==> flow/design.v <==
module alu (
  input [32-1:0] a, b, 
  input [6-1:0] s,
  output [32-1:0] y,
  output zero );
  assign y = s==6'b100000 ? a+b:
	  s==6'b100010 ? a-b:
	  s==6'b100100 ? a & b:
	  s==6'b100101 ? a | b:
	  s==6'b100110 ? a ^ b:
	  s==6'b100111 ? ~ (a | b):
	  b;
  assign zero = (y == 32'b0);
endmodule
module rfile (
 input clk,
 input [5-1:0] a1, a2, a3,
 output [32-1:0] rd1, rd2,
 input [32-1:0] wd3,
 input we3);
	reg [32-1:0] rf[0:32-1];
	assign rd1 = |a1 == 0 ? 0 : rf[a1];
	assign rd2 = |a2 == 0 ? 0 : rf[a2];
	always @(negedge clk) 
		if(we3) rf[a3] <= wd3;
endmodule
module mipse(
input clk, rst_n,
input [32-1:0] instr,
input [32-1:0] readdata,
output reg [32-1:0] pc,
output [32-1:0] aluout,
output [32-1:0] writedata,
output memwrite);
reg [32-1:0] pcplus4D ;
wire [32-1:0] pcplus4F ;
wire [32-1:0] pcbranchD ;
reg [32-1:0] instrD ;
wire stall;
wire btakenD;
assign pcplus4F = pc + 4;
always @(posedge clk or negedge rst_n)
begin 
   if(!rst_n) instrD <= 0;
   else if(!stall) instrD <= instr;
end
always @(posedge clk or negedge rst_n)
begin 
   if(!rst_n) pcplus4D <= 0;
   else if(!stall) pcplus4D <= pcplus4F;
end
always @(posedge clk or negedge rst_n)
begin 
   if(!rst_n) pc <= 0;
   else if(!stall & btakenD)
     pc <= pcbranchD;
   else if(!stall)
     pc <= pcplus4F;
end
wire [5-1:0] rsD, rdD, rtD, cadrW;
wire [6-1:0] opcodeD;
wire [5-1:0] shamtD;
wire [6-1:0] funcD;
wire sw_opD, addi_opD, lw_opD, alu_opD;
wire lui_opD, ori_opD, beq_opD, bne_opD, branchD;
wire grade_opD;
wire regwriteD, memtoregD;
wire [6-1:0] alucomD;
wire [16-1:0] immD;
reg [5-1:0] writeregW;
wire [32-1:0] rd1D, rd2D, rd1fD, rd2fD;
wire memwriteD;
wire slti_opD;
reg [5-1:0] rsE, rtE, rdE;
wire [32-1:0] signimmD;
reg [32-1:0] signimmE, rd1E, rd2E;
wire [32-1:0] resultW;
reg [6-1:0] alucomE;
reg regwriteE, memtoregE, alusrcE, regdstE;
reg memtoregM;
reg memwriteE;
reg regwriteW;
reg [5-1:0] writeregM;
reg regwriteM;
reg [32-1:0] aluoutM;
wire mult_opD;
reg mult_opE;
wire [32-1:0] multoutE;
reg grade_opE;
wire [2:0] gradeoutE;
reg slti_opE;
wire [5-1:0] writeregE;
wire lwstall, branchstall;
assign {opcodeD, rsD, rtD, rdD, shamtD, funcD} = instrD;
assign immD = instrD[16-1:0];
assign sw_opD = (opcodeD == 6'b101011);
assign lw_opD = (opcodeD == 6'b100011);
assign alu_opD = (opcodeD == 6'b000000) & (
		(funcD[5:3] == 3'b100)|(funcD == 6'b011000) );
assign mult_opD = (opcodeD == 6'b000000) & (funcD == 6'b011000);
assign addi_opD = (opcodeD == 6'b001000);
assign ori_opD = (opcodeD == 6'b001101);
assign lui_opD = (opcodeD == 6'b001111);
assign grade_opD = (opcodeD == 6'b101100);
assign slti_opD = (opcodeD == 6'b001010);
assign beq_opD = (opcodeD == 6'b000100);
assign bne_opD = (opcodeD == 6'b000101);
assign branchD = beq_opD | bne_opD;
assign memwriteD = sw_opD | grade_opD;
rfile rfile_1(.clk(clk), .rd1(rd1D), .a1(rsD), .rd2(rd2D), .a2(rtD),
    .wd3(resultW), .a3(writeregW), .we3(regwriteW));
assign alucomD = (addi_opD|lw_opD|sw_opD|grade_opD) ?
		6'b100000: ori_opD ? 6'b100101:
		(lui_opD) ? 6'b000001: (slti_opD) ? 6'b100010: funcD;
assign regwriteD = lw_opD | alu_opD | lui_opD | addi_opD | ori_opD | slti_opD ;
assign memtoregD = lw_opD ;
assign lwstall = ( (rsD == rtE) | (rtD == rtE) ) & memtoregE ;
assign branchstall = (branchD & regwriteE & (writeregE == rsD | writeregE == rtD)) |
				(branchD & memtoregM & (writeregM == rsD | writeregM == rtD)) ;
assign stall = lwstall | branchstall;
assign rd1fD = (rsD !=0) & (rsD == writeregM) & regwriteM  ? aluoutM: rd1D ;
assign rd2fD = (rtD !=0) & (rtD == writeregM) & regwriteM  ? aluoutM: rd2D ;
assign btakenD = beq_opD & (rd1fD == rd2fD) | bne_opD & (rd1fD != rd2fD);
assign signimmD = ori_opD ?  {16'b0,immD} :
				lui_opD ? {immD, 16'b0} :
				{{16{immD[15]}},immD} ;
assign pcbranchD = pcplus4D + {signimmD[29:0],2'b00};
always @(posedge clk) begin
  if(!stall) begin
	slti_opE <= slti_opD;
	grade_opE <= grade_opD;
	mult_opE <= mult_opD;
	rd1E <= rd1fD;
	rd2E <= rd2fD;
	signimmE <= signimmD;
	alucomE <= alucomD;
	alusrcE <= ~alu_opD;
	regdstE <= alu_opD;  end
end
always @(posedge clk or negedge rst_n) begin
	if(!rst_n) begin
		rsE <= 0;
		rtE <= 0;
		rdE <= 0;
		memtoregE <= 0;
		regwriteE <= 0;
		memwriteE <= 0; end
	else if(stall) begin
		rsE <= 0;
		rtE <= 0;
		rdE <= 0;
		memtoregE <= 0;
		regwriteE <= 0;
		memwriteE <= 0; end
	else begin
		rsE <= rsD;
		rtE <= rtD;
		rdE <= rdD;
		memtoregE <= memtoregD;
		regwriteE <= regwriteD;
		memwriteE <= memwriteD; end
end
wire [32-1:0] srcaE, writedataE, srcbE, aluoutE;
reg [32-1:0] writedataM;
reg memwriteM;
assign srcaE = regwriteM & rsE!=0 & writeregM == rsE  ? aluoutM :
				regwriteW & rsE!=0 & writeregW == rsE ? resultW : rd1E;
assign writedataE = regwriteM & rtE!=0 & writeregM == rtE ? aluoutM :
				regwriteW & rtE!=0 & writeregW == rtE ? resultW : rd2E;
assign srcbE = alusrcE ? signimmE : writedataE;
assign writeregE = regdstE ? rdE: rtE;
assign multoutE = srcaE * srcbE;
assign gradeoutE =
	(writedataE >= 85) ? 5:
	(writedataE < 85 && writedataE >= 60) ? 4:
	(writedataE < 60 && writedataE >= 40) ? 3:
	(writedataE < 40 && writedataE >= 10) ? 2:
	1;
alu alu_1(.a(srcaE), .b(srcbE), .s(alucomE), .y(aluoutE));
always @(posedge clk) begin
	if(slti_opE) aluoutM <= {31'b0,aluoutE[31]};
	else if(mult_opE) aluoutM <= multoutE;
	else aluoutM <= aluoutE;
		memtoregM <= memtoregE;
	if(grade_opE) writedataM <= {{(32-3){1'b0}}, gradeoutE};
	else writedataM <= writedataE;
		writeregM <= writeregE;
end
always @(posedge clk or negedge rst_n) begin
	if(!rst_n) begin
		regwriteM <= 0;
		memwriteM <= 0; end
	else begin
		regwriteM <= regwriteE;
		memwriteM <= memwriteE; end
end
reg [32-1:0] readdataW, aluoutW;
reg memtoregW;
assign aluout = aluoutM;
assign writedata = writedataM;
assign memwrite = memwriteM;
always @(posedge clk) begin
	readdataW <= readdata;
	aluoutW <= aluoutM;
	memtoregW <= memtoregM;
	writeregW <= writeregM;
end
always @(posedge clk or negedge rst_n) begin
	if(!rst_n) 
		regwriteW <= 0;
	else 
		regwriteW <= regwriteM;
end
assign resultW = memtoregW ? readdataW: aluoutW;
endmodule
### Tool chain data of mipse

Tool output for the design above, in the order of the flow.
Line numbers count from 1 in the design file above.
Not given: n/a

| set-up | value |
|---|---|
| top module | mipse |
| clock | clk |
| library | sky130hd |
| timing corner | tt_025C_1v80 |

### Word level

Counts by Yosys on the flattened word-level netlist (proc, flatten, opt, wreduce; memories kept). Register bits leave out memories and registers merged into their read ports (data or address). Print and check cells are left out.
Yosys's memory passes give these memory sizes; they may raise the number of words (mostly to a power of two), join words into wider ones and drop unused or constant bits.

| storage and ports | value |
|---|---|
| bits in registers | 364 |
| RAM bits | 1,024 |
| memories | 1 |
| input bits | 66 |
| cells after elaboration | 180 |

| cells by class | value |
|---|---|
| add/sub/neg operators | 4 |
| multiply operators | 1 |
| order comparisons | 7 |
| equal/unequal tests | 32 |
| multiplexer cells | 40 |
| bitwise logic cells | 44 |
| reductions and logical operators | 16 |

Memories:

| memory | depth | bits a word | read ports | write ports | line | RTL |
|---|---|---|---|---|---|---|
| rfile_1.rf | 32 | 32 | 2 | 1 | 21 | `reg [32-1:0] rf[0:32-1];` |

Operator list:

| cell | number |
|---|---|
| multiplier 32 x 32 -> 32 bit | 1 |
| 2-to-1 mux 32 bit | 20 |
| adder 32 bit | 2 |
| greater-or-equal comparator 32 x 6 -> 1 bit with constant B | 2 |
| < comparator 32 x 6 -> 1 bit with constant B | 2 |
| zero test 32 bit | 2 |
| equality test 5 bit | 12 |
| equality test 6 bit with constant B | 9 |
| adder 32 x 3 -> 32 bit with constant B | 1 |
| subtractor 32 bit | 1 |
| equality test 32 bit | 1 |
| inequality test 32 bit | 1 |
| bitwise AND 32 bit | 1 |
| bitwise OR 32 bit | 1 |
| XOR 32 bit | 1 |
| greater-or-equal comparator 32 x 4 -> 1 bit with constant B | 1 |
| greater-or-equal comparator 32 x 7 -> 1 bit with constant B | 1 |
| < comparator 32 x 7 -> 1 bit with constant B | 1 |
| NOT 32 bit | 1 |
| 2-to-1 mux 31 bit | 1 |
| 2-to-1 mux 30 bit | 1 |
| 2-to-1 mux 5 bit | 5 |
| equality test 6 x 4 -> 1 bit with constant B | 4 |
| bitwise AND 1 bit | 22 |
| nonzero test 5 bit | 4 |
| bitwise OR 1 bit | 17 |
| equality test 6 x 3 -> 1 bit with constant B | 2 |
| 2-to-1 mux 6 bit | 2 |

Not listed: further kinds 14, cells in them 25.

### Logic depth

Depth = most cells in a row (Yosys ltp): at word level without a register or memory, in the mapped netlist without a sequential cell, where the memories' decode and read muxes count.

| logic depth | value |
|---|---|
| depth in word-level cells | 16 |
| ABC_AREA | 0 |
| depth in mapped cells | 42 |

### After synthesis

The flow's flattened synthesis, as Yosys stat reports it; memories are mapped. The netlist is that of the ABC_AREA named above (0 if unset); the other value can give another one.
The area totals of this step are shown rounded.

Cells by type:

| cell | number |
|---|---|
| sky130_fd_sc_hd__edfxtp_1 | 1,131 |
| sky130_fd_sc_hd__mux4_2 | 640 |
| sky130_fd_sc_hd__fa_1 | 411 |
| sky130_fd_sc_hd__ha_1 | 248 |
| sky130_fd_sc_hd__dfrtp_1 | 117 |
| sky130_fd_sc_hd__dfxtp_1 | 140 |
| sky130_fd_sc_hd__inv_1 | 571 |
| sky130_fd_sc_hd__nor2_1 | 534 |
| sky130_fd_sc_hd__nand2_1 | 461 |
| sky130_fd_sc_hd__o21ai_0 | 270 |
| sky130_fd_sc_hd__xnor2_1 | 141 |
| sky130_fd_sc_hd__a21oi_1 | 215 |
| sky130_fd_sc_hd__mux2_2 | 87 |
| sky130_fd_sc_hd__clkbuf_1 | 243 |
| sky130_fd_sc_hd__xor2_1 | 97 |
| sky130_fd_sc_hd__a22o_1 | 67 |
| sky130_fd_sc_hd__mux2i_1 | 55 |
| sky130_fd_sc_hd__a211oi_1 | 55 |

Not listed: further types 75, cells in them 807.

| synthesis totals | value |
|---|---|
| cell count | 6,290 |
| chip area (Yosys) | 84,600 µm² |
| sequential area | 39,700 µm² |
| mapped flip-flops | 1,388 |
| buffer cells | 391 |

The figures by module come from a second, unflattened synthesis with its own total; it is not the netlist above.

| second synthesis, totals | value |
|---|---|
| cell total of the unflattened synthesis | 6,924 |
| area total of the unflattened synthesis | 87,400 µm² |

Each row is one instance without its submodules.

By module:

| module | times used | cells | area (µm²) |
|---|---|---|---|
| rfile | 1 | 2,291 | 47,100 |
| mipse | 1 | 3,725 | 34,100 |
| alu | 1 | 908 | 6,150 |

Add stored flow runs of mipse

Below are 2 stored runs of the flow (Yosys, OpenROAD; platform sky130hd) on mipse, each with its settings and what was measured, unordered. Constraints: input delay and output delay 20% of the set period each, output load 0.01 pF.
"power consumption" is the tool's figure for a default switching activity; nothing was simulated.
The measured numbers are rounded.

## Entry A

==> flow/run.sh <==
#!/bin/bash
# the make line also repeats the synthesis and layout settings of config.mk as NAME=value (left out here)
make -C /OpenROAD-flow-scripts/flow DESIGN_CONFIG=/design/flow/config.mk WORK_HOME=/design/flow/orfs CLKGATE_MAP_FILE= finish
==> flow/config.mk <==
export PLATFORM = sky130hd
export DESIGN_NAME = mipse
export DESIGN_NICKNAME = mipse
export VERILOG_FILES = /design/flow/design.v
export SDC_FILE = /design/flow/constraint.sdc
export NUM_CORES = 4
export LEC_CHECK = 0
export ABC_AREA = 0
export CAP_MARGIN = 20
export CELL_PAD_IN_SITES_GLOBAL_PLACEMENT = 3
export CORE_ASPECT_RATIO = 0.5
export CORE_MARGIN = 2
export CORE_UTILIZATION = 16
export CTS_CLUSTER_SIZE = 21
export PLACE_DENSITY_LB_ADDON = 0.22
export SETUP_SLACK_MARGIN = -0.32
export SLEW_MARGIN = 20
export TNS_END_PERCENT = 15
==> flow/constraint.sdc <==
create_clock -name core_clock -period 14.9 [get_ports {clk}]
set_input_delay 2.9800 -clock core_clock [delete_from_list [all_inputs] [get_ports {clk}]]
set_output_delay 2.9800 -clock core_clock [all_outputs]
set_load 0.01 [all_outputs]

| result of entry A | value |
|---|---|
| power consumption | 26.8 mW |
| chip area after synthesis (Yosys) | 84,600 µm² |
| area of the standard cells in the finished layout | 105,000 µm² |
| post-route worst hold slack | 0.332 ns |
| smallest setup slack | 2.32 ns |
| overall die area | 535,000 µm² |

## Entry B

==> flow/run.sh <==
#!/bin/bash
# the make line also repeats the synthesis and layout settings of config.mk as NAME=value (left out here)
make -C /OpenROAD-flow-scripts/flow DESIGN_CONFIG=/design/flow/config.mk WORK_HOME=/design/flow/orfs CLKGATE_MAP_FILE= finish
==> flow/config.mk <==
export PLATFORM = sky130hd
export DESIGN_NAME = mipse
export DESIGN_NICKNAME = mipse
export VERILOG_FILES = /design/flow/design.v
export SDC_FILE = /design/flow/constraint.sdc
export NUM_CORES = 4
export LEC_CHECK = 0
export CAP_MARGIN = 35
export CELL_PAD_IN_SITES_DETAIL_PLACEMENT = 2
export CORE_MARGIN = 2
export CORE_UTILIZATION = 41
export GPL_ROUTABILITY_DRIVEN = 0
export PLACE_DENSITY_LB_ADDON = 0.09
export SLEW_MARGIN = 20
export TNS_END_PERCENT = 85
==> flow/constraint.sdc <==
create_clock -name core_clock -period 11.3 [get_ports {clk}]
set_input_delay 2.2600 -clock core_clock [delete_from_list [all_inputs] [get_ports {clk}]]
set_output_delay 2.2600 -clock core_clock [all_outputs]
set_load 0.01 [all_outputs]

| result of entry B | value |
|---|---|
| power consumption | 35.6 mW |
| chip area after synthesis (Yosys) | 84,600 µm² |
| area of the standard cells in the finished layout | 101,000 µm² |
| post-route worst hold slack | 0.365 ns |
| smallest setup slack | 0.163 ns |
| overall die area | 210,000 µm² |
